==> flow/design.v <==
`timescale 1ns / 1ps
module gauss1d #(
    parameter DATA_WIDTH = 14
)(
    input wire clk,
    input wire rst_n,
    input wire in_window_valid,
    input wire [DATA_WIDTH*5-1:0] in_window_value,
    output reg [4+DATA_WIDTH-1:0] out_event_value,
    output reg out_event_valid
    );
always @(posedge clk or negedge rst_n) begin
    if(~rst_n) begin
        out_event_value <= 0;
        out_event_valid <= 0;
    end
    else begin
        if(in_window_valid == 1) begin
            out_event_value <= in_window_value[DATA_WIDTH*0+DATA_WIDTH-1:DATA_WIDTH*0] + 4*in_window_value[DATA_WIDTH*1+DATA_WIDTH-1:DATA_WIDTH*1] + 6*in_window_value[DATA_WIDTH*2+DATA_WIDTH-1:DATA_WIDTH*2] + 4*in_window_value[DATA_WIDTH*3+DATA_WIDTH-1:DATA_WIDTH*3] + in_window_value[DATA_WIDTH*4+DATA_WIDTH-1:DATA_WIDTH*4];
            out_event_valid <= 1;
        end
        else begin
            out_event_value <= 0;
            out_event_valid <= 0;
        end
    end
end
endmodule
`timescale 1ns / 1ps
module gauss5 #(
    parameter DATA_WIDTH = 14
)(
    input wire clk,
    input wire rst_n,
    input wire [DATA_WIDTH*5*5-1:0] in_window_value,
    input wire in_window_valid,
    input wire [15:0] in_window_addr,
    input wire ready_for_new_event,      
    output reg [8+DATA_WIDTH-1:0] out_event_value,
    output reg out_event_valid,
    output reg [15:0] out_event_addr,
    output wire window_req               
    );
assign window_req = ready_for_new_event;
wire out_event_valid_0;
wire [DATA_WIDTH+4-1:0] out_event_value_0;
gauss1d #(
    .DATA_WIDTH(DATA_WIDTH)
) gauss1d_inst_0 (
    .clk(clk),
    .rst_n(rst_n),
    .in_window_valid(in_window_valid),
    .in_window_value(in_window_value[DATA_WIDTH*5*1-1:DATA_WIDTH*5*0]),
    .out_event_value(out_event_value_0),
    .out_event_valid(out_event_valid_0)
    );
wire out_event_valid_1;
wire [DATA_WIDTH+4-1:0] out_event_value_1;
gauss1d #(
    .DATA_WIDTH(DATA_WIDTH)
) gauss1d_inst_1 (
    .clk(clk),
    .rst_n(rst_n),
    .in_window_valid(in_window_valid),
    .in_window_value(in_window_value[DATA_WIDTH*5*2-1:DATA_WIDTH*5*1]),
    .out_event_value(out_event_value_1),
    .out_event_valid(out_event_valid_1)
    );
wire out_event_valid_2;
wire [DATA_WIDTH+4-1:0] out_event_value_2;
gauss1d #(
    .DATA_WIDTH(DATA_WIDTH)
) gauss1d_inst_2 (
    .clk(clk),
    .rst_n(rst_n),
    .in_window_valid(in_window_valid),
    .in_window_value(in_window_value[DATA_WIDTH*5*3-1:DATA_WIDTH*5*2]),
    .out_event_value(out_event_value_2),
    .out_event_valid(out_event_valid_2)
    );
wire out_event_valid_3;
wire [DATA_WIDTH+4-1:0] out_event_value_3;
gauss1d #(
    .DATA_WIDTH(DATA_WIDTH)
) gauss1d_inst_3 (
    .clk(clk),
    .rst_n(rst_n),
    .in_window_valid(in_window_valid),
    .in_window_value(in_window_value[DATA_WIDTH*5*4-1:DATA_WIDTH*5*3]),
    .out_event_value(out_event_value_3),
    .out_event_valid(out_event_valid_3)
    );
wire out_event_valid_4;
wire [DATA_WIDTH+4-1:0] out_event_value_4;
gauss1d #(
    .DATA_WIDTH(DATA_WIDTH)
) gauss1d_inst_4 (
    .clk(clk),
    .rst_n(rst_n),
    .in_window_valid(in_window_valid),
    .in_window_value(in_window_value[DATA_WIDTH*5*5-1:DATA_WIDTH*5*4]),
    .out_event_value(out_event_value_4),
    .out_event_valid(out_event_valid_4)
    );
always @(posedge clk or negedge rst_n) begin
    if(~rst_n) begin
        out_event_value <= 0;
        out_event_valid <= 0;
        out_event_addr <= 0;
    end
    else begin
        if(out_event_valid_0 == 1 && out_event_valid_1 == 1 && out_event_valid_2 == 1 && out_event_valid_3 == 1 && out_event_valid_4 == 1) begin
            out_event_value <= out_event_value_0 + 4*out_event_value_1 + 6*out_event_value_2 + 4*out_event_value_3 + out_event_value_4;
            out_event_valid <= 1;
            out_event_addr <= in_window_addr;
        end
        else begin
            out_event_value <= 0;
            out_event_valid <= 0;
            out_event_addr <= 0;
        end
    end
end
endmodule
`timescale 1ns / 1ps
module harrisres #(
    parameter DATA_WIDTH = 23
)(
    input wire clk,
    input wire rst_n,
    input wire [DATA_WIDTH-2:0] in_event_value_xx,
    input wire [DATA_WIDTH-1:0] in_event_value_xy,
    input wire [DATA_WIDTH-2:0] in_event_value_yy,
    input wire in_event_valid_xx,
    input wire in_event_valid_xy,
    input wire in_event_valid_yy,
    input wire [15:0] in_event_addr_xx,
    input wire [15:0] in_event_addr_xy,
    input wire [15:0] in_event_addr_yy,
    input wire ready_for_new_event,      
    output reg [DATA_WIDTH+22:0] out_event_value,
    output reg out_event_valid,
    output reg [15:0] out_event_addr,
    output wire event_req                
    );
assign event_req = ready_for_new_event;
always @(posedge clk or negedge rst_n) begin
    if(~rst_n) begin
        out_event_value <= 0;
        out_event_valid <= 0;
        out_event_addr <= 0;
    end
    else begin
        if(in_event_valid_xx == 1 && in_event_valid_xy == 1 && in_event_valid_yy == 1 && in_event_addr_xx == in_event_addr_xy && in_event_addr_xx == in_event_addr_yy) begin
            out_event_value <= 25 * in_event_value_xx * in_event_value_yy - 25 * in_event_value_xy * in_event_value_xy - (in_event_value_xx + in_event_value_yy) * (in_event_value_xx + in_event_value_yy);
            out_event_valid <= 1;
            out_event_addr <= in_event_addr_xx;
        end
        else begin
            out_event_value <= 0;
            out_event_valid <= 0;
            out_event_addr <= 0;
        end
    end
end
endmodule
`timescale 1ns / 1ps
module harris_response (
    input  wire         clk,
    input  wire         rst_n,
    input  wire [349:0] in_window_value_xx,
    input  wire [374:0] in_window_value_xy,
    input  wire [349:0] in_window_value_yy,
    input  wire         in_window_valid,
    input  wire [15:0]  in_window_addr,
    input  wire         ready_for_new_event,
    output wire [45:0]  out_event_value,
    output wire         out_event_valid,
    output wire [15:0]  out_event_addr,
    output wire         window_req
    );
wire [15:0] addr_xx, addr_xy, addr_yy;
wire [21:0] value_xx, value_yy;
wire [22:0] value_xy;
wire valid_xx, valid_xy, valid_yy;
wire req_xx, req_xy, req_yy;
wire event_req;
assign window_req = req_xx & req_xy & req_yy;
gauss5 #(.DATA_WIDTH(14)) gauss5_inst_xx (
    .clk(clk), .rst_n(rst_n),
    .in_window_value(in_window_value_xx), .in_window_valid(in_window_valid),
    .in_window_addr(in_window_addr), .ready_for_new_event(event_req),
    .out_event_valid(valid_xx), .out_event_addr(addr_xx),
    .out_event_value(value_xx), .window_req(req_xx));
gauss5 #(.DATA_WIDTH(15)) gauss5_inst_xy (
    .clk(clk), .rst_n(rst_n),
    .in_window_value(in_window_value_xy), .in_window_valid(in_window_valid),
    .in_window_addr(in_window_addr), .ready_for_new_event(event_req),
    .out_event_valid(valid_xy), .out_event_addr(addr_xy),
    .out_event_value(value_xy), .window_req(req_xy));
gauss5 #(.DATA_WIDTH(14)) gauss5_inst_yy (
    .clk(clk), .rst_n(rst_n),
    .in_window_value(in_window_value_yy), .in_window_valid(in_window_valid),
    .in_window_addr(in_window_addr), .ready_for_new_event(event_req),
    .out_event_valid(valid_yy), .out_event_addr(addr_yy),
    .out_event_value(value_yy), .window_req(req_yy));
harrisres #(.DATA_WIDTH(23)) harrisres_inst (
    .clk(clk), .rst_n(rst_n),
    .in_event_value_xx(value_xx), .in_event_value_yy(value_yy),
    .in_event_value_xy(value_xy),
    .in_event_valid_xx(valid_xx), .in_event_valid_yy(valid_yy),
    .in_event_valid_xy(valid_xy),
    .in_event_addr_xx(addr_xx), .in_event_addr_yy(addr_yy),
    .in_event_addr_xy(addr_xy),
    .ready_for_new_event(ready_for_new_event),
    .out_event_valid(out_event_valid), .out_event_addr(out_event_addr),
    .out_event_value(out_event_value), .event_req(event_req));
endmodule
From RTL to reports: harris_response
The steps from the RTL of harris_response to its reports follow in flow order.
Line numbers count from 1 in the design file above.
Library cell names are shortened.
{ "design": {"top": "harris_response", "clock": "clk", "lib": "sky130hd", "lib_corner": "tt_025C_1v80"} }

Word level
Yosys after proc, flatten, opt, wreduce and memory -nomap, before mapping. Enables and synchronous resets that opt folds into registers are not counted as muxes. Memory bits, and registers merged into a memory's read port (data or address), are not among the register bits. Print and check cells are not counted. Equal cells are merged and count once.
{ "word_totals": {"register_bits": 423, "latch_bits": 0, "mem_bits_rw": 0, "romBits": 0, "clocked_rd_ports_x_width": 0, "mem_count": 0, "inputBits": 1095, "out_inout_bits": 64} }
{ "classes": {"n_addsub": 75, "mul": 23, "div": 0, "compare": 0, "n_eq": 0, "n_shift": 0, "mux": 24, "logic": 0, "reduce_and_logical": 0} }
{ "op_table": {"columns": ["cell", "n"], "rows": [
  ["46-bit by 46-bit multiplier with 46-bit output", 1],
  ["46-bit by 23-bit multiplier with 46-bit output", 1],
  ["46-bit by 22-bit multiplier with 46-bit output", 1],
  ["2-bit by 14-bit multiplier with 16-bit output with constant A", 10],
  ["17-bit by 17-bit adder with 18-bit output", 10],
  ["18-bit by 14-bit adder with 18-bit output", 10],
  ["18-bit by 16-bit adder with 18-bit output", 10],
  ["18-bit two-way mux", 10],
  ["14-bit by 16-bit adder with 17-bit output", 10],
  ["2-bit by 15-bit multiplier with 17-bit output with constant A", 5],
  ["5-bit by 23-bit multiplier with 28-bit output with constant A", 1],
  ["5-bit by 22-bit multiplier with 27-bit output with constant A", 1],
  ["18-bit by 18-bit adder with 19-bit output", 5],
  ["19-bit by 15-bit adder with 19-bit output", 5],
  ["19-bit by 17-bit adder with 19-bit output", 5],
  ["19-bit two-way mux", 5],
  ["46-bit subtractor", 2],
  ["15-bit by 17-bit adder with 18-bit output", 5],
  ["2-bit by 18-bit multiplier with 20-bit output with constant A", 2],
  ["46-bit two-way mux", 1],
  ["22-bit by 18-bit adder with 22-bit output", 2],
  ["22-bit by 20-bit adder with 22-bit output", 2],
  ["22-bit adder", 2],
  ["22-bit two-way mux", 2],
  ["18-bit by 20-bit adder with 21-bit output", 2],
  ["2-bit by 19-bit multiplier with 21-bit output with constant A", 1],
  ["16-bit two-way mux", 2],
  ["22-bit by 22-bit adder with 23-bit output", 1]
]} }
Not listed: further kinds 6, cells in them 8.

Logic depth
Depth = most cells in a row (Yosys ltp): at word level without a register or memory, in the mapped netlist without a sequential cell, where the memories' decode and read muxes count.
{ "depth": {"ltp_word": 5, "abc_area": 0, "depth_mapped": 46, "depth_no_buf": 45} }

Netlist
Source: synth_stat.txt of the flow (Yosys; design flattened, memories mapped). It holds for the ABC_AREA given above (unset counts as 0); a run with the other value may have another netlist.
{ "synth_totals": {"cell_count": 12164, "synth_area_um2": 114956.5, "seq_area_um2": 10585.2, "ffs": 423} }
{ "by_type": {"columns": ["type", "n", "area_total_um2"], "rows": [
  ["fa_1", 2413, 4.83E+04],
  ["ha_1", 1311, 1.64E+04],
  ["inv_1", 3224, 1.21E+04],
  ["dfrtp_1", 423, 1.06E+04],
  ["and2_1", 732, 4.58E+03],
  ["xnor2_1", 454, 3.98E+03],
  ["nand2_1", 1014, 3806.15],
  ["a21oi_1", 497, 2.49E+03],
  ["o21bai_1", 255, 1.91E+03],
  ["nor2_1", 378, 1.42E+03],
  ["a21o_1", 174, 1.31E+03],
  ["clkbuf_1", 304, 1.14E+03],
  ["xor2_1", 115, 1.01E+03],
  ["o21ai_0", 138, 690.662],
  ["nand3_1", 71, 355.341],
  ["nor3_1", 70, 350.336],
  ["nor2b_1", 53, 331.568],
  ["a2111o_1", 29, 326.563]
]} }
Not listed: further types 56, cells in them 509.
The figures by module come from a second, unflattened synthesis with its own total; it is not the netlist above.
{ "hier_totals": {"hier_cells": 13234, "area_unflattened_um2": 121728.0} }
Rows give one instance, submodules left out.
{ "modules": {"columns": ["mod", "n_inst", "n_cells", "area_um2", "seq_area_um2"], "rows": [
  ["harrisres #(DATA_WIDTH=23)", 1, 6770, 62023.2, 1576.5],
  ["gauss1d #(DATA_WIDTH=14)", 10, 331, 3014.1, 475.5],
  ["gauss1d #(DATA_WIDTH=15)", 5, 354, 3263.1, 500.5],
  ["gauss5 #(DATA_WIDTH=14)", 2, 441, 4254.1, 975.9],
  ["gauss5 #(DATA_WIDTH=15)", 1, 501, 4733.3, 1001.0],
  ["harris_response", 1, 1, 6.3, 0.0]
]} }

Timing after synthesis
OpenSTA on the mapped netlist: ideal clock, no wires. The path of least setup slack (recovery checks aside). Input and output delay are each 20% of the period. Register names are those of the netlist, which keeps one name where synthesis merged equal registers.
{ "synth_path": {"path_type": "register to register", "from": "reg gauss5_inst_xy.out_event_value[1]", "to": "reg harrisres_inst.out_event_value[45]", "tclk_ns": 13.0, "t_first_pin_ns": 0.000, "arrival_ns": 11.711, "t_required_ns": 12.881, "path_slack_ns": 1.170, "path_delay_ns": 11.830, "driving_pins": 44, "period_less_setup_slack_ns": 11.83} }
"path_delay_ns" = arrival - input delay + setup time.
"driving_pins": output pins that drive a net of the path, with the launching flip-flop's if there is one; two outputs of one cell count as two.
"period_less_setup_slack_ns" is the clock period less the worst setup slack; recovery checks do not enter. This is arithmetic on one report: input and output delays are still those of the set period (20% each).
The rows between start and end are the longest chain of elaborated cells between them; the timing report does not say that the signal goes this way. Where chains are equally long, one stands for them.
Each line given opens the expression or statement behind the cell; cells for indexed reads and writes are added by Yosys, which also makes memories of some case tables.
A register here has more assigning lines than the two given.
{ "synth_between": {"path_cell_list": "dfrtp_1 -> clkbuf_1 -> clkinv_1 -> clkbuf_1 -> ha_1 -> ha_1 -> ha_1 -> fa_1 -> a21o_1 -> a31oi_1 -> o31ai_1 -> a21oi_1 -> a21oi_1 -> a21o_1 -> a21oi_1 -> xnor2_1 -> clkbuf_1 -> and2_1 -> [8 not listed] -> fa_1 -> inv_1 -> fa_1 -> fa_1 -> fa_1 -> fa_1 -> fa_1 -> ha_1 -> nand4_1 -> or2_2 -> o311a_1 -> a211oi_1 -> o211ai_1 -> nand2_1 -> a211oi_1 -> xnor3_1 -> xnor3_1 -> and2_1", "elab_chain_len": 5, "cone_cells": 5} }
{ "synth_rtl": {"columns": ["element", "line_no", "source"], "rows": [
  ["start, declared", 39, "output reg [8+DATA_WIDTH-1:0] out_event_value,"],
  ["start, assigned", 107, "out_event_value <= 0;"],
  ["start, assigned", 113, "out_event_value <= out_event_value_0 + 4*out_event_value_1 + 6*out_event_value_2 + 4*out_event_value_3 + out_e ..."],
  ["5-bit by 23-bit multiplier with 28-bit output", 155, "out_event_value <= 25 * in_event_value_xx * in_event_value_yy - 25 * in_event_value_xy * in_event_value_xy - ( ..."],
  ["46-bit by 23-bit multiplier with 46-bit output", 155, null],
  ["46-bit subtractor x2", 155, null],
  ["46-bit two-way mux", 154, "if(in_event_valid_xx == 1 && in_event_valid_xy == 1 && in_event_valid_yy == 1 && in_event_addr_xx == in_event_ ..."],
  ["end, assigned", 149, "out_event_value <= 0;"],
  ["end, assigned", 155, null],
  ["end, declared", 141, "output reg [DATA_WIDTH+22:0] out_event_value,"]
]} }

Path in the finished layout
Path of least setup slack in the final report of entry A (OpenROAD, finished layout, wires in). Where an end is a register, its clock arrival counts in the times.
{ "layout_path": {"path_type": "register to register", "from": "reg gauss5_inst_xx.out_event_value[6]", "to": "reg harrisres_inst.out_event_value[45]", "tclk_ns": 12.6, "t_first_pin_ns": 0.77, "arrival_ns": 12.80, "t_required_ns": 13.26, "path_slack_ns": 0.46, "driving_pins": 39} }
The rows between start and end are the longest chain of elaborated cells between them; the timing report does not say that the signal goes this way. Where chains are equally long, one stands for them.
A register here has more assigning lines than the two given.
{ "layout_between": {"path_cell_list": "dfrtp_1 -> ha_1 -> ha_1 -> inv_1 -> fa_1 -> inv_1 -> ha_1 -> or4_1 -> a311oi_2 -> nor2_1 -> a21oi_1 -> o21bai_1 -> xor2_1 -> buf_4 -> buf_4 -> nand2_1 -> fa_1 -> inv_1 -> [3 not listed] -> fa_1 -> inv_1 -> fa_1 -> inv_1 -> fa_1 -> fa_1 -> fa_1 -> fa_1 -> ha_1 -> a21oi_1 -> buf_4 -> o21ai_0 -> o211ai_1 -> nand2_1 -> a211oi_1 -> xnor3_1 -> xnor3_1 -> and2_1", "elab_chain_len": 5, "cone_cells": 7} }
{ "layout_rtl": {"columns": ["element", "line_no", "source"], "rows": [
  ["start, declared", 39, "output reg [8+DATA_WIDTH-1:0] out_event_value,"],
  ["start, assigned", 107, "out_event_value <= 0;"],
  ["start, assigned", 113, "out_event_value <= out_event_value_0 + 4*out_event_value_1 + 6*out_event_value_2 + 4*out_event_value_3 + out_e ..."],
  ["5-bit by 22-bit multiplier with 27-bit output", 155, "out_event_value <= 25 * in_event_value_xx * in_event_value_yy - 25 * in_event_value_xy * in_event_value_xy - ( ..."],
  ["46-bit by 22-bit multiplier with 46-bit output", 155, null],
  ["46-bit subtractor x2", 155, null],
  ["46-bit two-way mux", 154, "if(in_event_valid_xx == 1 && in_event_valid_xy == 1 && in_event_valid_yy == 1 && in_event_addr_xx == in_event_ ..."],
  ["end, assigned", 149, "out_event_value <= 0;"],
  ["end, assigned", 155, null],
  ["end, declared", 141, "output reg [DATA_WIDTH+22:0] out_event_value,"]
]} }

Lab notebook: harris_response

Settings and measured results of 2 stored flow runs for module harris_response (sky130hd), not sorted in any way. The constraints put input and output delay at 20% of the set period each and load the outputs with 0.01 pF.
By "achieved clock period (ns)" is meant the clock period of the run minus its worst setup slack. This is arithmetic on one report: input and output delays are still those of the set period (20% each).
"worst setup path time (ns)": the worst setup path's part of the clock period (all of it between registers, 20% less for each end at a port) less its slack. A launch clock that arrives late makes it longer, a capture clock that arrives late makes it shorter.

settings of entry A
{
  "CORE_UTILIZATION": 32,
  "PLACE_DENSITY": 0.6,
  "period_ns": 12.6,
  "CAP_MARGIN": 20,
  "CORE_MARGIN": 2,
  "SLEW_MARGIN": 20
}
report of entry A
yosys chip area after synthesis (um^2): 114956.5
finish__design__die__area: 364049.0
finish__design__instance__area__stdcell: 135854.0
finish__timing__setup__ws: 0.462
achieved clock period (ns): 12.138
worst setup path time (ns): 12.14
worst setup path kind: register to register

settings of entry B
{
  "CORE_UTILIZATION": 40,
  "PLACE_DENSITY": 0.6,
  "period_ns": 12.6,
  "CAP_MARGIN": 20,
  "CORE_MARGIN": 2,
  "SLEW_MARGIN": 20
}
report of entry B
yosys chip area after synthesis (um^2): 114956.5
finish__design__die__area: 291697.0
finish__design__instance__area__stdcell: 134877.0
finish__timing__setup__ws: 0.549
achieved clock period (ns): 12.051
worst setup path time (ns): 12.05
worst setup path kind: register to register
